==> flow/design.v <==
module dec #(parameter w=2)(
	input [w-1:0] s,
	input e,
	output reg [2**w-1:0] o
);
	always @ (*) begin
		o = 0;
		if (e)
  		  o[s] = 1;
	end
endmodule
module rgst #(
	parameter w=8
)(
	input clk, rst_b, ld, clr,
	input [w-1:0] d,
	output reg [w-1:0] q
);
	always @ (posedge clk, negedge rst_b)
		if (!rst_b)			q <= 0;
		else if (clr)			q <= 0;
		else if (ld)			q <= d;
endmodule
module cntr #(parameter w=8)(
	input clk, rst_b,c_up,clr,
	output reg [w-1:0] q
);
	always @ (posedge clk, negedge rst_b)
		if (!rst_b)			q <= 0;
		else if (c_up)			q <= q+1;
		else if (clr)			q <= 0;
endmodule
module pktmux(
  input [63:0] pkt,msg_len,
  input pad_pkt,zero_pkt,mgln_pkt,
  output reg [63:0] o
);
  always @ (*)
    if (pad_pkt == 1)         o=(1<<63);
    else if (zero_pkt == 1)   o=0;
    else if (mgln_pkt == 1)   o=msg_len;
    else                      o=pkt;
endmodule
module regfl(
  input clk,rst_b,we,
  input [2:0] s,
  input [63:0] d,
  output [511:0] q
);
  wire [7:0] dout;
  dec #(.w(3)) inst1(.s(s),.e(we),.o(dout));
  generate
    genvar i;
    for (i=0; i<8; i=i+1) begin:v
      rgst #(.w(64)) gi(.clk(clk),.rst_b(rst_b),.clr(1'b0),.d(d),.ld(dout[i]),
          .q(q[511-i*64:448-i*64]));
    end
  endgenerate
endmodule
module sha2indpath(
  input clk,rst_b,clr,st_pkt,pad_pkt,zero_pkt,mgln_pkt,
  input [63:0] pkt,
  output [2:0] idx,
  output [511:0] blk
);
  wire [63:0] mlen, mout;
  wire [21:0] mlen_r;
  assign mlen = {42'b0, mlen_r};
  pktmux inst1(.pkt(pkt),.pad_pkt(pad_pkt),.zero_pkt(zero_pkt),
      .mgln_pkt(mgln_pkt),.msg_len(mlen),.o(mout));
  regfl inst2(.clk(clk),.rst_b(rst_b),.we(st_pkt),.d(mout),
      .s(idx),.q(blk));
  cntr #(.w(3)) inst3(.clk(clk),.rst_b(rst_b),.clr(clr),.c_up(st_pkt),.q(idx));
  rgst #(.w(22)) inst4(.clk(clk),.rst_b(rst_b),.clr(clr),.q(mlen_r),
      .ld(st_pkt&(~(pad_pkt|zero_pkt|mgln_pkt))),
      .d(mlen_r+22'd64));
endmodule
module sha2inctrl(
  input clk,rst_b,lst_pkt,
  input [2:0] idx,
  output reg st_pkt,pad_pkt,
  output reg zero_pkt,mgln_pkt,
  output reg blk_val,msg_end
);
  localparam START=0,RX_PKT=1,PAD=2,ZERO=3,MGLN=4,MSG_END=5,STOP=6;
  reg [2:0] st,st_nxt;
  always @ (*)
    case(st)
      START,RX_PKT: if (lst_pkt == 0)             st_nxt=RX_PKT;
                    else                          st_nxt=PAD;
      PAD,ZERO:     if (idx == 6)                 st_nxt=MGLN;
                    else                          st_nxt=ZERO;
      MGLN:                                       st_nxt=MSG_END;
      MSG_END,STOP:                               st_nxt=STOP;
      default:                                    st_nxt=STOP;
    endcase
  always @ (*) begin
    blk_val=0;
    msg_end=0;
    st_pkt=0;
    pad_pkt=0;
    zero_pkt=0;
    mgln_pkt=0;
    case(st)
      START: begin
        st_pkt=1; end
      RX_PKT: begin
        st_pkt=1;
        if (idx == 0)
          blk_val=1; end
      PAD: begin
        st_pkt=1;
        pad_pkt=1;
        if (idx == 0)
          blk_val=1; end
      ZERO: begin
        st_pkt=1;
        zero_pkt=1;
        if (idx == 0)
          blk_val=1; end
      MGLN: begin
        st_pkt=1;
        mgln_pkt=1; end
      MSG_END: begin
        blk_val=1;
        msg_end=1; end
    endcase
  end
  always @ (posedge clk, negedge rst_b)
    if (rst_b == 0)                                 st<=START;
    else                                            st<=st_nxt;
endmodule
module sha2in(
  input clk,rst_b,lst_pkt,
  input [63:0] pkt,
  output [511:0] blk,
  output blk_val,msg_end
);
  wire [2:0] idx;
  wire st_pkt,pad_pkt,zero_pkt,mgln_pkt;
  sha2inctrl ctrl(.clk(clk),.rst_b(rst_b),.lst_pkt(lst_pkt),.idx(idx),
      .st_pkt(st_pkt),.pad_pkt(pad_pkt),.zero_pkt(zero_pkt),
      .mgln_pkt(mgln_pkt),.blk_val(blk_val),.msg_end(msg_end));
  sha2indpath dpath(.clk(clk),.rst_b(rst_b),.clr(1'b0),.st_pkt(st_pkt),
      .pad_pkt(pad_pkt),.zero_pkt(zero_pkt),.mgln_pkt(mgln_pkt),
      .pkt(pkt),.idx(idx),.blk(blk));
endmodule
; ---- Reports on sha2in
; Tool output for the design above, in the order of the flow.
; Lines are those of the file above, counted from 1.
; Operators carry their Yosys type and port widths (W data, S select, Z words).
; Not given: --
[setup]
top = sha2in
clock_port = clk
lib = sky130hd
lib_corner = tt_025C_1v80

; ---- Elaborated design
; Counts by Yosys on the flattened word-level netlist (proc, flatten, opt, wreduce; memories kept). Register bits leave out memories and registers merged into their read ports (data or address). Print and check cells are left out. Cells with the same type and inputs are merged into one.
[bits]
reg_bits = 540
inputBits = 67
output_inout_bits = 514
wordCells = 46
[classes]
addsub = 3
n_eq = 6
shifts = 1
n_mux = 15
bitwise = 4
reduce_and_logical = 6
[ops]
columns = op, count
row1 = $mux W64, 3
row2 = $add A22 B7 Y22 const B, 1
row3 = $eq A3 B3 Y1 const B, 3
row4 = $pmux W3 S3, 1
row5 = $shift A1 B4 Y8 const A, 1
row6 = $mux W8, 1
row7 = $eq A3 B2 Y1 const B, 2
row8 = $logic_not A3 Y1, 2
row9 = $mux W3, 2
row10 = $mux W1, 6
row11 = $reduce_or A5 Y1, 1
row12 = $reduce_or A2 Y1, 2
row13 = $neg A3 Y4, 1
row14 = $add A3 B1 Y3 const B, 1
row15 = $eq A3 B1 Y1 const B, 1
row16 = $reduce_or A3 Y1, 1
row17 = $or A1 B1 Y1, 2
row18 = $pmux W1 S2, 1
row19 = $mux W2, 1
row20 = $and A1 B1 Y1, 1
row21 = $not A1 Y1, 1

; ---- Logic depth
; Yosys ltp: most cells in a row. Word level: on the elaborated netlist, between registers, memories and ports. Mapped: between sequential cells and ports; inverters and the memories' decode and read muxes count.
[depth]
depth_word = 6
ABC_AREA = 0
ltp_mapped = 10
depth_no_buf = 7

; ---- Netlist
; Yosys stat after the flow's synthesis: flattened, memories mapped to cells. It holds for the ABC_AREA given above (unset counts as 0); a run with the other value may have another netlist.
; Totals and module areas in this step are rounded.
[synth_totals]
cell_count = 1793
mapped_area_um2 = 20300
seqArea_um2 = 13400
flip_flops = 537
n_buf = 113
[by_type]
columns = cell, count, area_total_um2
row1 = sky130_fd_sc_hd__dfrtp_1, 536, 1.34E+04
row2 = sky130_fd_sc_hd__o21ai_0, 383, 1.92E+03
row3 = sky130_fd_sc_hd__nand2_1, 456, 1.71E+03
row4 = sky130_fd_sc_hd__mux2_2, 111, 1.25E+03
row5 = sky130_fd_sc_hd__buf_2, 86, 430.413
row6 = sky130_fd_sc_hd__mux2i_1, 34, 340.326
row7 = sky130_fd_sc_hd__and2_1, 48, 300.288
row8 = sky130_fd_sc_hd__inv_1, 39, 146.39
row9 = sky130_fd_sc_hd__xnor2_1, 13, 113.859
row10 = sky130_fd_sc_hd__ha_1, 7, 87.584
row11 = sky130_fd_sc_hd__buf_4, 9, 67.565
row12 = sky130_fd_sc_hd__buf_6, 6, 67.565
row13 = sky130_fd_sc_hd__and3_1, 6, 37.536
row14 = sky130_fd_sc_hd__clkbuf_1, 10, 37.536
row15 = sky130_fd_sc_hd__o211ai_2, 3, 37.536
row16 = sky130_fd_sc_hd__xor2_1, 4, 35.034
row17 = sky130_fd_sc_hd__nand3_1, 6, 30.029
row18 = sky130_fd_sc_hd__nor2_1, 8, 30.029
; Not listed: further types 17, cells in them 28.
; The figures by module come from a second, unflattened synthesis with its own total; it is not the netlist above.
[hier_totals]
hier_cells = 1958
hier_area_um2 = 23700
; Rows give one instance, submodules left out.
[modules]
columns = module, n_inst, cells, mod_area_um2, mod_seq_area_um2
row1 = rgst #(w=64), 8, 206, 2610, 1600
row2 = pktmux, 1, 143, 1050, 0.0
row3 = rgst #(w=22), 1, 71, 912, 551
row4 = sha2indpath, 1, 45, 310, 0.0
row5 = sha2inctrl, 1, 18, 230, 151
row6 = dec #(w=3), 1, 22, 150, 0.0
row7 = cntr #(w=3), 1, 9, 136, 75.1
row8 = regfl, 1, 1, 3.8, 0.0
row9 = sha2in, 1, 1, 3.8, 0.0

; ---- Timing after synthesis
; Source: OpenSTA report_checks on the synthesized netlist (no wires, ideal clock, input and output delay 20% of the period each), path of least setup slack; recovery checks are left aside. Register names are those of the netlist, which keeps one name where synthesis merged equal registers.
[synth_timing]
path_kind = reg2reg
startpoint = register dpath.inst3.q[0]
endpoint = register dpath.inst2.v[2].gi.q[22]
period_ns = 4.0
setup_time_ns = 0.125
launch_ns = 0.000
arrival_time_ns = 2.005
required_time_ns = 3.875
setup_slack_ns = 1.870
delay_ns = 2.130
stages = 9
path_buffers = 2
period_less_setup_slack_ns = 2.13
; "delay_ns" is the arrival time less input delay plus setup time.
; "stages" counts driving pins, that of a launching flip-flop among them; a cell with two outputs on the path counts twice.
; "period_less_setup_slack_ns" is the clock period less the worst setup slack; recovery checks do not enter. This is arithmetic on one report: input and output delays are still those of the set period (20% each).
; The rows between start and end are the longest chain of elaborated cells between them; the timing report does not say that the signal goes this way. Where chains are equally long, one stands for them.
; Each line given opens the expression or statement behind the cell; cells for indexed reads and writes are added by Yosys, which also makes memories of some case tables.
; At most two assigning lines are given for a register; there are more.
[synth_via]
path_cell_list = sky130_fd_sc_hd__dfrtp_1 > sky130_fd_sc_hd__inv_1 > sky130_fd_sc_hd__ha_1 > sky130_fd_sc_hd__ha_1 > sky130_fd_sc_hd__nand4_1 > sky130_fd_sc_hd__a21oi_1 > sky130_fd_sc_hd__buf_2 > sky130_fd_sc_hd__buf_2 > sky130_fd_sc_hd__mux2_2
elab_chain_len = 3
cells_between = 3
cone_lines = 2
cone_classes = 1 x add/sub; 1 x shift; 1 x mux
[synth_lines]
columns = element, line_no
row1 = "start, declared", 26  ; output reg [w-1:0] q
row2 = "start, assigned", 29  ; if (!rst_b) q <= 0;
row3 = "start, assigned", 30  ; else if (c_up) q <= q+1;
row4 = $neg A3 Y4, 9  ; o[s] = 1;
row5 = $shift A1 B4 Y8, 9
row6 = $mux W8, 8  ; if (e)
row7 = "end, assigned", 20  ; if (!rst_b) q <= 0;
row8 = "end, assigned", 22  ; else if (ld) q <= d;
row9 = "end, declared", 17  ; output reg [w-1:0] q

; ---- Worst path after layout
; Path of least setup slack in the final report of run 1 (OpenROAD, finished layout, wires in). Where an end is a register, its clock arrival counts in the times.
[layout_timing]
path_kind = reg2out
startpoint = register dpath.inst2.v[7].gi.q[12]
endpoint = output blk[12]
period_ns = 2.41
output_delay_ns = 0.48
launch_ns = 0.64
arrival_time_ns = 1.77
required_time_ns = 1.93
setup_slack_ns = 0.16
stages = 2
path_buffers = 1
; At most two assigning lines are given for a register; there are more.
[layout_via]
path_cell_list = sky130_fd_sc_hd__dfrtp_1 > sky130_fd_sc_hd__clkdlybuf4s50_1
elab_chain_len = 0
cells_between = 0
cone_lines = 0
[layout_lines]
columns = element, line_no
row1 = "start, declared", 17  ; output reg [w-1:0] q
row2 = "start, assigned", 20  ; if (!rst_b) q <= 0;
row3 = "start, assigned", 22  ; else if (ld) q <= d;
row4 = "end, declared", 136  ; output [511:0] blk,

Subject: flow runs of sha2in

Hi,

Below are 3 stored runs of the flow (Yosys, OpenROAD; platform sky130hd) on sha2in, each with its settings and what was measured, unordered. Constraints: input delay and output delay 20% of the set period each, output load 0.01 pF.
"achievedPeriod_ns" is the run's clock period less its worst setup slack. It is reckoned from that one timing run; input and output delays stay at 20% of the period that was set.
"worst_setup_path_time_ns" = time allowed to the worst setup path (clock period - input delay - output delay, where it has them) - its slack; a late launch clock adds to it, a late capture clock takes from it.
By "fin_power_uw" is meant OpenSTA's value without simulated activity: inputs other than the clock are taken to toggle once in ten clock periods, and the tool carries that through the logic.
The measured numbers are rounded.

# run 1
==> flow/run.sh <==
#!/bin/bash
# the make line also repeats the synthesis and layout settings of config.mk as NAME=value (left out here)
make -C /OpenROAD-flow-scripts/flow DESIGN_CONFIG=/design/flow/config.mk WORK_HOME=/design/flow/orfs CLKGATE_MAP_FILE= finish
==> flow/config.mk <==
export PLATFORM = sky130hd
export DESIGN_NAME = sha2in
export DESIGN_NICKNAME = sha2in
export VERILOG_FILES = /design/flow/design.v
export SDC_FILE = /design/flow/constraint.sdc
export NUM_CORES = 4
export LEC_CHECK = 0
export CAP_MARGIN = 20
export CELL_PAD_IN_SITES_DETAIL_PLACEMENT = 1
export CORE_ASPECT_RATIO = 1.54
export CORE_MARGIN = 2
export CORE_UTILIZATION = 28
export CTS_CLUSTER_DIAMETER = 308
export CTS_CLUSTER_SIZE = 95
export GPL_ROUTABILITY_DRIVEN = 0
export HOLD_SLACK_MARGIN = -0.05
export MAX_ROUTING_LAYER = met4
export MIN_ROUTING_LAYER = met2
export SETUP_SLACK_MARGIN = 0.09
export SLEW_MARGIN = 20
==> flow/constraint.sdc <==
create_clock -name core_clock -period 2.41 [get_ports {clk}]
set_input_delay 0.4820 -clock core_clock [delete_from_list [all_inputs] [get_ports {clk}]]
set_output_delay 0.4820 -clock core_clock [all_outputs]
set_load 0.01 [all_outputs]

==> run 1: results <==
achievedPeriod_ns=2.252
finish.utilization_pct=38.6
worst_setup_path_time_ns=1.77
path_kind="reg2out"
timing.setup.ws_ns=0.158
fin_power_uw=36900
synth_chip_area_um2=20300
die_um2=74600

# run 2
==> flow/run.sh <==
#!/bin/bash
# the make line also repeats the synthesis and layout settings of config.mk as NAME=value (left out here)
make -C /OpenROAD-flow-scripts/flow DESIGN_CONFIG=/design/flow/config.mk WORK_HOME=/design/flow/orfs CLKGATE_MAP_FILE= finish
==> flow/config.mk <==
export PLATFORM = sky130hd
export DESIGN_NAME = sha2in
export DESIGN_NICKNAME = sha2in
export VERILOG_FILES = /design/flow/design.v
export SDC_FILE = /design/flow/constraint.sdc
export NUM_CORES = 4
export LEC_CHECK = 0
export CAP_MARGIN = 0
export CELL_PAD_IN_SITES_DETAIL_PLACEMENT = 2
export CORE_MARGIN = 3
export CORE_UTILIZATION = 50
export CTS_CLUSTER_SIZE = 21
export GPL_ROUTABILITY_DRIVEN = 1
export GPL_TIMING_DRIVEN = 1
export PLACE_DENSITY_LB_ADDON = 0.23
export SETUP_SLACK_MARGIN = -0.24
export SLEW_MARGIN = 20
export TNS_END_PERCENT = 5
==> flow/constraint.sdc <==
create_clock -name core_clock -period 2.48 [get_ports {clk}]
set_input_delay 0.4960 -clock core_clock [delete_from_list [all_inputs] [get_ports {clk}]]
set_output_delay 0.4960 -clock core_clock [all_outputs]
set_load 0.01 [all_outputs]

==> run 2: results <==
outcome="unfinished; error DPL-0033 in placement"

# run 3
==> flow/run.sh <==
#!/bin/bash
# the make line also repeats the synthesis and layout settings of config.mk as NAME=value (left out here)
make -C /OpenROAD-flow-scripts/flow DESIGN_CONFIG=/design/flow/config.mk WORK_HOME=/design/flow/orfs CLKGATE_MAP_FILE= finish
==> flow/config.mk <==
export PLATFORM = sky130hd
export DESIGN_NAME = sha2in
export DESIGN_NICKNAME = sha2in
export VERILOG_FILES = /design/flow/design.v
export SDC_FILE = /design/flow/constraint.sdc
export NUM_CORES = 4
export LEC_CHECK = 0
export ABC_AREA = 0
export CAP_MARGIN = 10
export CELL_PAD_IN_SITES_GLOBAL_PLACEMENT = 1
export CORE_MARGIN = 5
export CORE_UTILIZATION = 44
export CTS_CLUSTER_DIAMETER = 312
export CTS_CLUSTER_SIZE = 100
export GPL_ROUTABILITY_DRIVEN = 0
export SETUP_SLACK_MARGIN = 0.27
export SLEW_MARGIN = 15
export TNS_END_PERCENT = 35
==> flow/constraint.sdc <==
create_clock -name core_clock -period 3.65 [get_ports {clk}]
set_input_delay 0.7300 -clock core_clock [delete_from_list [all_inputs] [get_ports {clk}]]
set_output_delay 0.7300 -clock core_clock [all_outputs]
set_load 0.01 [all_outputs]

==> run 3: results <==
achievedPeriod_ns=3.146
finish.utilization_pct=59.3
worst_setup_path_time_ns=2.42
path_kind="reg2out"
timing.setup.ws_ns=0.504
fin_power_uw=23600
synth_chip_area_um2=20300
die_um2=50500

Regards
